==> flow/design.v <==
module cla32(input [31:0]a, input [31:0]b,output [32:0]out);
wire [1:0]w[0:32], L1[0:31], L2[0:31], L3[0:31], L4[0:31],L5[0:31];
wire L6[31:0];
genvar q;
generate    for(q=0; q<=31; q=q+1) begin
                  current_status s(.a(a[q]),.b(b[q]),.t(w[q+1]));
            end
endgenerate
assign w[0] = 0;
generate    for(q=0;q<=30;q=q+1) begin
                  look_ahead l(.s(w[31-q]),.f(w[30-q]),.o(L1[q]));
            end
endgenerate
assign L1[31] = w[0];
generate    for(q=0;q<=29;q=q+1) begin
                  look_ahead l(.s(L1[q]),.f(L1[q+2]),.o(L2[q]));
            end
endgenerate
assign L2[30] = L1[30];
assign L2[31] = L1[31];
generate    for(q=0;q<=27;q=q+1) begin
                  look_ahead l(.s(L2[q]),.f(L2[q+4]),.o(L3[q]));
            end
endgenerate
assign {L3[28], L3[29], L3[30], L3[31]} = {L2[28], L2[29], L2[30], L2[31]};
generate    for(q=0;q<=23;q=q+1) begin
                  look_ahead l(.s(L3[q]),.f(L3[q+8]),.o(L4[q]));
            end
endgenerate
generate    for(q=24;q<=31;q=q+1) begin
                  assign L4[q] = L3[q];
            end
endgenerate
generate    for(q=0;q<=15;q=q+1) begin
                  look_ahead l(.s(L4[q]),.f(L4[q+16]),.o(L5[q]));
            end
endgenerate
generate    for(q=16;q<=31;q=q+1) begin
                  assign L5[q] = L4[q];
            end
endgenerate
generate    for(q=0;q<=31;q=q+1) begin
                  assign L6[q] = a[q] ^ b[q] ^ L5[31-q][0];
            end
endgenerate
generate    for(q=0;q<=31;q=q+1) begin
                  assign out[q] = L6[q];
            end
            assign out[32] = w[0];
endgenerate
endmodule
module current_status(input a,input b,output [1:0]t);
      assign {t[0],t[1]} = {a || b , a && b};
endmodule
module look_ahead(input [1:0]s, input [1:0]f,output [1:0]o);
      assign o[1] = (s[1] & s[0] & !f[1]) | (s[0] & f[1] & f[0]);
      assign o[0] = (s[1] & s[0] & !f[1] & !f[0]) | (f[0] & s[0]);
endmodule
module wallace_mul(input [15:0] a, input [15:0] b, output [32:0] out, input clk);
wire [30:0] m[0:15];
reg [30:0] m15_1,m15_2,m15_3;
reg [30:0] u[14:0];
reg [31:0] v[14:0];
reg [31:0] v10_1,v12_2,v12_1;
reg [31:0] temp;
reg [31:0] temp_v;
genvar q,k,i,j;
assign m[0] = b[0] == 0 ? 31'b0 : {15'b0,a};
assign m[1] = b[1] == 0 ? 31'b0 : {14'b0,a,1'b0};
assign m[2] = b[2] == 0 ? 31'b0 : {13'b0,a,2'b0};
assign m[3] = b[3] == 0 ? 31'b0 : {12'b0,a,3'b0};
assign m[4] = b[4] == 0 ? 31'b0 : {11'b0,a,4'b0};
assign m[5] = b[5] == 0 ? 31'b0 : {10'b0,a,5'b0};
assign m[6] = b[6] == 0 ? 31'b0 : {9'b0,a,6'b0};
assign m[7] = b[7] == 0 ? 31'b0 : {8'b0,a,7'b0};
assign m[8] = b[8] == 0 ? 31'b0 : {7'b0,a,8'b0};
assign m[9] = b[9] == 0 ? 31'b0 : {6'b0,a,9'b0};
assign m[10] = b[10] == 0 ? 31'b0 : {5'b0,a,10'b0};
assign m[11] = b[11] == 0 ? 31'b0 : {4'b0,a,11'b0};
assign m[12] = b[12] == 0 ? 31'b0 : {3'b0,a,12'b0};
assign m[13] = b[13] == 0 ? 31'b0 : {2'b0,a,13'b0};
assign m[14] = b[14] == 0 ? 31'b0 : {1'b0,a,14'b0};
assign m[15] = b[15] == 0 ? 31'b0 : {a,15'b0};
generate    for(q=0; q<=14; q=q+1) begin
                  always @ ( posedge clk )
                        v[q][0] <= 0;
            end
endgenerate
generate    for(k=0; k<=12; k=k+3) begin
                  for(q=0; q<=30; q=q+1) begin
                  always @ ( posedge clk ) begin
                        u[k][q] <= m[k][q] ^ m[k+1][q] ^ m[k+2][q];
                        v[k][q+1] <= m[k][q] && m[k+1][q] || m[k+2][q] && ( m[k][q] || m[k+1][q] );
                  end
                  end
            end
            always @ ( posedge clk )
                  m15_1 <= m[15];
            for(q=0; q<=30; q=q+1) begin
            always @ ( posedge clk ) begin
                        u[1][q] <= u[0][q] ^ v[0][q] ^ u[3][q];
                        v[1][q+1] <= u[0][q] && v[0][q] || u[3][q] && ( u[0][q] || v[0][q] );
            end
            end
            for(q=0; q<=30; q=q+1) begin
            always @ ( posedge clk ) begin
                        u[2][q] <= u[6][q] ^ v[6][q] ^ v[3][q];
                        v[2][q+1] <= u[6][q] && v[6][q] || v[3][q] && ( u[6][q] || v[6][q] );
            end
            end
            for(q=0; q<=30; q=q+1) begin
            always @ ( posedge clk ) begin
                  u[4][q] <= u[9][q] ^ v[9][q] ^ u[12][q];
                  v[4][q+1] <= u[9][q] && v[9][q] || u[12][q] && ( u[9][q] || v[9][q] );
            end
            end
            always @ ( posedge clk ) begin
                  m15_2 <= m15_1;
                  v12_1 <= v[12];
            end
            for(q=0; q<=30; q=q+1) begin
            always @ ( posedge clk ) begin
                  u[5][q] <= u[1][q] ^ v[1][q] ^ u[2][q];
                  v[5][q+1] <= u[1][q] && v[1][q] || u[2][q] && ( u[1][q] || v[1][q] );
            end
            end
            for(q=0; q<=30; q=q+1) begin
            always @ ( posedge clk ) begin
                  u[7][q] <= u[4][q] ^ v[4][q] ^ v[2][q];
                  v[7][q+1] <= u[4][q] && v[4][q] || v[2][q] && ( u[4][q] || v[4][q] );
            end
            end
            always @ ( posedge clk ) begin
                  m15_3 <= m15_2;
                  v12_2 <= v12_1;
            end
            for(q=0; q<=30; q=q+1) begin
            always @ ( posedge clk ) begin
                  u[8][q] <= u[5][q] ^ v[5][q] ^ u[7][q];
                  v[8][q+1] <= u[5][q] && v[5][q] || u[7][q] && ( u[5][q] || v[5][q] );
            end
            end
            for(q=0; q<=30; q=q+1) begin
            always @ ( posedge clk ) begin
                  u[10][q] <= m15_3[q] ^ v12_2[q] ^ v[7][q];
                  v[10][q+1] <= m15_3[q] && v12_2[q] || v[7][q] && ( m15_3[q] || v12_2[q] );
            end
            end
            for(q=0; q<=30; q=q+1) begin
            always @ ( posedge clk ) begin
                  u[11][q] <= u[8][q] ^ v[8][q] ^ u[10][q];
                  v[11][q+1] <= u[8][q] && v[8][q] || u[10][q] && ( u[8][q] || v[8][q] );
            end
            end
            always @ ( posedge clk )
                  v10_1 <= v[10];
            for(q=0; q<=30; q=q+1) begin
            always @ ( posedge clk ) begin
                  u[13][q] <= u[11][q] ^ v[11][q] ^ v10_1[q];
                  v[13][q+1] <= u[11][q] && v[11][q] || v10_1[q] && ( u[11][q] || v[11][q] );
            end
            end
endgenerate
always @ ( posedge clk ) begin
      temp <= {1'b0,u[13]};
      temp_v <= v[13];
end
cla32 object(.a(temp),.b(temp_v),.out(out));
endmodule
### Tool chain data of wallace_mul

What the tools print for wallace_mul, step after step.
Line numbers count from 1 in the design file above.
A cell with - has no value.

* design top: wallace_mul
* clock port: clk
* library: sky130hd
* timing corner: tt_025C_1v80

### Elaborated design

Source: Yosys, flattened and elaborated. Widths are those after wreduce; folded enables and synchronous resets count as part of the registers. Registers that Yosys merges into a memory's read port (data or address) are not register bits. Print and check cells do not count.

* flip-flop bits (word level): 1094
* bits in latches: 0
* memory bits (writable): 0
* ROM bits: 0
* word width x clocked read ports: 0
* memories kept: 0
* input bits: 33
* output and inout port bits: 33
* cells after elaboration: 4585

* $add $sub $neg: 0
* $mul: 0
* divide/modulo/power cells: 0
* magnitude comparators: 0
* equal/unequal tests: 0
* shift-type cells: 0
* mux-type cells: 15
* bitwise gates (word level): 1797
* reduce/logical cells: 1913

Operators with widths (count)
* 1-bit bitwise XOR: 830
* 1-bit logical OR: 807
* 1-bit logical AND: 785
* 1-bit AND: 670
* 1-bit bitwise OR: 217
* 1-bit logical NOT: 211
* 1-bit bitwise XOR (both inputs constant): 40
* 1-bit bitwise XOR (second input constant): 35
* 1-bit logical AND (first input constant): 35
* 1-bit logical AND (both inputs constant): 35
* 1-bit logical OR (both inputs constant): 35
* 30-bit two-way mux: 1
* 29-bit two-way mux: 1
* 28-bit two-way mux: 1
* 27-bit two-way mux: 1
* 26-bit two-way mux: 1
* 25-bit two-way mux: 1
* 24-bit two-way mux: 1
* 23-bit two-way mux: 1
* 22-bit two-way mux: 1
* 21-bit two-way mux: 1
* 20-bit two-way mux: 1
* 19-bit two-way mux: 1
* 18-bit two-way mux: 1
* 17-bit two-way mux: 1
* 16-bit two-way mux: 1
* 1-bit bitwise XOR (first input constant): 5
* 1-bit logical OR (first input constant): 5

### Depth

Longest topological path by Yosys (ltp), each cell counted once; first at word level (registers and memories cut), then after technology mapping (sequential cells cut; the memories' decode and read muxes count).

* depth after elaboration: 22
* ABC_AREA: 0
* gate-level depth with buffers: 11
* depth with buffers taken out: 9

### Netlist

Yosys stat after the flow's synthesis: flattened, memories mapped to cells. It holds for the ABC_AREA given above (unset counts as 0); a run with the other value may have another netlist.
Totals and module areas in this step are rounded.

* cell count: 1714
* synthesis area: 24000 um2
* area of sequential cells: 14000 um2
* flip-flop cells: 716

Cell types
* sky130_fd_sc_hd__dfxtp_1: count 716, total area 1.43E+04 um2
* sky130_fd_sc_hd__fa_1: count 200, total area 4003.84 um2
* sky130_fd_sc_hd__and2_1: count 261, total area 1.63E+03 um2
* sky130_fd_sc_hd__ha_1: count 112, total area 1.4E+03 um2
* sky130_fd_sc_hd__buf_4: count 33, total area 247.738 um2
* sky130_fd_sc_hd__inv_1: count 55, total area 206.448 um2
* sky130_fd_sc_hd__nand2b_1: count 29, total area 181.424 um2
* sky130_fd_sc_hd__a21oi_1: count 28, total area 140.134 um2
* sky130_fd_sc_hd__nor2b_1: count 22, total area 137.632 um2
* sky130_fd_sc_hd__clkbuf_1: count 35, total area 131.376 um2
* sky130_fd_sc_hd__nor2_1: count 35, total area 131.376 um2
* sky130_fd_sc_hd__xnor2_1: count 14, total area 122.618 um2
* sky130_fd_sc_hd__o21ai_0: count 16, total area 80.077 um2
* sky130_fd_sc_hd__xor2_1: count 9, total area 78.826 um2
* sky130_fd_sc_hd__a21o_1: count 9, total area 67.565 um2
* sky130_fd_sc_hd__a221oi_1: count 7, total area 61.309 um2
* sky130_fd_sc_hd__a211oi_1: count 8, total area 60.058 um2
* sky130_fd_sc_hd__mux2i_1: count 6, total area 60.058 um2

Not listed: further types 51, cells in them 119.
The figures by module come from a second, unflattened synthesis with its own total; it is not the netlist above.

* cells (unflattened synthesis): 1902
* area total of the unflattened synthesis: 26000 um2

Rows give one instance, submodules left out.

Modules
* wallace_mul: times used 1, cells 1258, area 21000 um2, sequential area 14000 um2
* look_ahead: times used 129, cells 4, area 30 um2, sequential area 0.0 um2
* cla32: times used 1, cells 66, area 1000 um2, sequential area 0.0 um2
* current_status: times used 31, cells 2, area 14 um2, sequential area 0.0 um2

### Path before layout

Source: OpenSTA report_checks on the synthesized netlist (no wires, ideal clock, input and output delay 20% of the period each), path of least setup slack; recovery checks are left aside. Register names are those of the netlist, which keeps one name where synthesis merged equal registers.

* path type: reg2out
* from: register temp[11]
* to: output out[25]
* period: 4.4 ns
* launch time at the first pin: 0.000 ns
* arrival: 2.177 ns
* path slack: 1.343 ns
* path delay: 2.177 ns
* stages: 12
* path buffers: 2
* synthesis period reached: 3.057 ns

"path delay" = arrival - input delay + setup time.
At an output port there is no setup time.
"stages": output pins that drive a net of the path, with the launching flip-flop's if there is one; two outputs of one cell count as two.
"synthesis period reached" = period - worst setup slack (recovery checks aside). The figure is calculated, with input and output delays left at 20% of the set period.
Between the ends stands the longest chain of elaborated cells between them, by number of cells; it is not shown to be the way that was timed. Of several equally long chains one is given.
Each line given opens the expression or statement behind the cell; cells for indexed reads and writes are added by Yosys, which also makes memories of some case tables.

* cells stage by stage: sky130_fd_sc_hd__dfxtp_1 sky130_fd_sc_hd__inv_1 sky130_fd_sc_hd__ha_1 sky130_fd_sc_hd__buf_6 sky130_fd_sc_hd__or2_0 sky130_fd_sc_hd__a221o_1 sky130_fd_sc_hd__a221oi_4 sky130_fd_sc_hd__nor2_1 sky130_fd_sc_hd__a311oi_1 sky130_fd_sc_hd__o21ai_1 sky130_fd_sc_hd__xnor2_1 sky130_fd_sc_hd__buf_4
* length of the longest elaborated chain: 20
* elaborated cells on any way between the ends: 43

Ends and longest elaborated chain, post-synthesis
* start, assigned: RTL line 165 `temp <= {1'b0,u[13]};`
* 1-bit logical AND: RTL line 53 `assign {t[0],t[1]} = {a || b , a && b};`
* 1-bit logical NOT: RTL line 57 `assign o[0] = (s[1] & s[0] & !f[1] & !f[0]) | (f[0] & s[0]);`
* 1-bit AND (2 in a row): RTL line 57
* 1-bit bitwise OR: RTL line 57
* 1-bit AND (2 in a row): RTL line 56 `assign o[1] = (s[1] & s[0] & !f[1]) | (s[0] & f[1] & f[0]);`
* 1-bit bitwise OR: RTL line 56
* 1-bit logical NOT: RTL line 56
* 1-bit AND: RTL line 56
* 1-bit bitwise OR: RTL line 56
* 1-bit logical NOT: RTL line 57
* 1-bit AND (2 in a row): RTL line 57
* 1-bit bitwise OR: RTL line 57
* 1-bit AND (3 in a row): RTL line 57
* 1-bit bitwise OR: RTL line 57
* 1-bit bitwise XOR: RTL line 43 `assign L6[q] = a[q] ^ b[q] ^ L5[31-q][0];`
* end, declared: RTL line 59 `module wallace_mul(input [15:0] a, input [15:0] b, output [32:0] out, input clk);`

Some nets on the timed path still bear RTL names; the line given drives or declares the net.

Nets with RTL names, path post-synthesis (RTL line)
* object.L6[25][0]: 43

### Worst path after layout

Path of least setup slack in the final report of stored run 1 (OpenROAD, finished layout, wires in). Where an end is a register, its clock arrival counts in the times.

* path type: reg2out
* from: register temp[12]
* to: output out[25]
* period: 3.71 ns
* launch time at the first pin: 0.58 ns
* arrival: 2.99 ns
* path slack: -0.02 ns
* stages: 12
* path buffers: 2

Between the ends stands the longest chain of elaborated cells between them, by number of cells; it is not shown to be the way that was timed. Of several equally long chains one is given.

* cells stage by stage: sky130_fd_sc_hd__dfxtp_2 sky130_fd_sc_hd__inv_1 sky130_fd_sc_hd__ha_4 sky130_fd_sc_hd__or2_1 sky130_fd_sc_hd__a221o_1 sky130_fd_sc_hd__a221oi_4 sky130_fd_sc_hd__buf_6 sky130_fd_sc_hd__nor2_2 sky130_fd_sc_hd__a311oi_2 sky130_fd_sc_hd__o21ai_2 sky130_fd_sc_hd__xnor2_1 sky130_fd_sc_hd__buf_2
* length of the longest elaborated chain: 20
* elaborated cells on any way between the ends: 42

Ends and longest elaborated chain, after layout
* start, assigned: RTL line 165 `temp <= {1'b0,u[13]};`
* 1-bit logical AND: RTL line 53 `assign {t[0],t[1]} = {a || b , a && b};`
* 1-bit AND (3 in a row): RTL line 57 `assign o[0] = (s[1] & s[0] & !f[1] & !f[0]) | (f[0] & s[0]);`
* 1-bit bitwise OR: RTL line 57
* 1-bit AND (2 in a row): RTL line 56 `assign o[1] = (s[1] & s[0] & !f[1]) | (s[0] & f[1] & f[0]);`
* 1-bit bitwise OR: RTL line 56
* 1-bit logical NOT: RTL line 56
* 1-bit AND: RTL line 56
* 1-bit bitwise OR: RTL line 56
* 1-bit logical NOT: RTL line 57
* 1-bit AND (2 in a row): RTL line 57
* 1-bit bitwise OR: RTL line 57
* 1-bit AND (3 in a row): RTL line 57
* 1-bit bitwise OR: RTL line 57
* 1-bit bitwise XOR: RTL line 43 `assign L6[q] = a[q] ^ b[q] ^ L5[31-q][0];`
* end, declared: RTL line 59 `module wallace_mul(input [15:0] a, input [15:0] b, output [32:0] out, input clk);`

FLOW RESULTS
============

Record of 3 stored runs of the RTL-to-layout flow on wallace_mul, platform sky130hd. The runs are unordered. Constraints: input delay and output delay 20% of the set period each, output load 0.01 pF.
By "achieved clock period" is meant the clock period of the run minus its worst setup slack. This is arithmetic on one report: input and output delays are still those of the set period (20% each).
"time of the worst setup path": the worst setup path's part of the clock period (all of it between registers, 20% less for each end at a port) less its slack. A launch clock that arrives late makes it longer, a capture clock that arrives late makes it shorter.
"power" is the tool's figure for a default switching activity; nothing was simulated.
Results are given in rounded form.

### Stored run 1

Settings: `CAP_MARGIN=0`, `CELL_PAD_IN_SITES_GLOBAL_PLACEMENT=3`, `CORE_ASPECT_RATIO=0.69`, `CORE_MARGIN=3`, `CORE_UTILIZATION=31`, `CTS_CLUSTER_DIAMETER=136`, `MAX_ROUTING_LAYER=met4`, `SETUP_SLACK_MARGIN=-0.11`, `SLEW_MARGIN=10`, `TNS_END_PERCENT=65`, `period_ns=3.71`

- Power: 24 mW
- Full die area: 81000 um2
- Lowest setup slack: -0.021 ns
- Final setup TNS: -0.021 ns
- Worst hold slack in the final report: 0.32 ns
- Post-layout utilization: 37 %
- Area of the standard cells in the finished layout: 29000 um2
- Time of the worst setup path: 2.99 ns
- Type of the worst setup path: reg2out
- Achieved clock period: 3.731 ns
- Netlist area reported by Yosys: 24000 um2

### Stored run 2

Settings: `ABC_AREA=1`, `CAP_MARGIN=0`, `CORE_MARGIN=3`, `CORE_UTILIZATION=17`, `CTS_CLUSTER_DIAMETER=35`, `CTS_CLUSTER_SIZE=93`, `GPL_ROUTABILITY_DRIVEN=0`, `HOLD_SLACK_MARGIN=-0.01`, `MAX_ROUTING_LAYER=met4`, `PLACE_DENSITY=0.47`, `SLEW_MARGIN=30`, `period_ns=4.4`

- Power: 20 mW
- Full die area: 150000 um2
- Lowest setup slack: 0.34 ns
- Final setup TNS: 0.000 ns
- Worst hold slack in the final report: 0.31 ns
- Post-layout utilization: 21 %
- Area of the standard cells in the finished layout: 30000 um2
- Time of the worst setup path: 3.18 ns
- Type of the worst setup path: reg2out
- Achieved clock period: 4.062 ns
- Netlist area reported by Yosys: 25000 um2

### Stored run 3

Settings: `CORE_ASPECT_RATIO=0.73`, `CORE_UTILIZATION=28`, `GPL_ROUTABILITY_DRIVEN=0`, `GPL_TIMING_DRIVEN=1`, `MIN_ROUTING_LAYER=met1`, `PLACE_DENSITY_LB_ADDON=0.19`, `SETUP_SLACK_MARGIN=1.34`, `SLEW_MARGIN=25`, `period_ns=4.55`, `CAP_MARGIN=20`, `CORE_MARGIN=2`

- Power: 20 mW
- Full die area: 88000 um2
- Lowest setup slack: 0.69 ns
- Final setup TNS: 0.000 ns
- Worst hold slack in the final report: 0.32 ns
- Post-layout utilization: 35 %
- Area of the standard cells in the finished layout: 30000 um2
- Time of the worst setup path: 2.95 ns
- Type of the worst setup path: reg2out
- Achieved clock period: 3.862 ns
- Netlist area reported by Yosys: 24000 um2
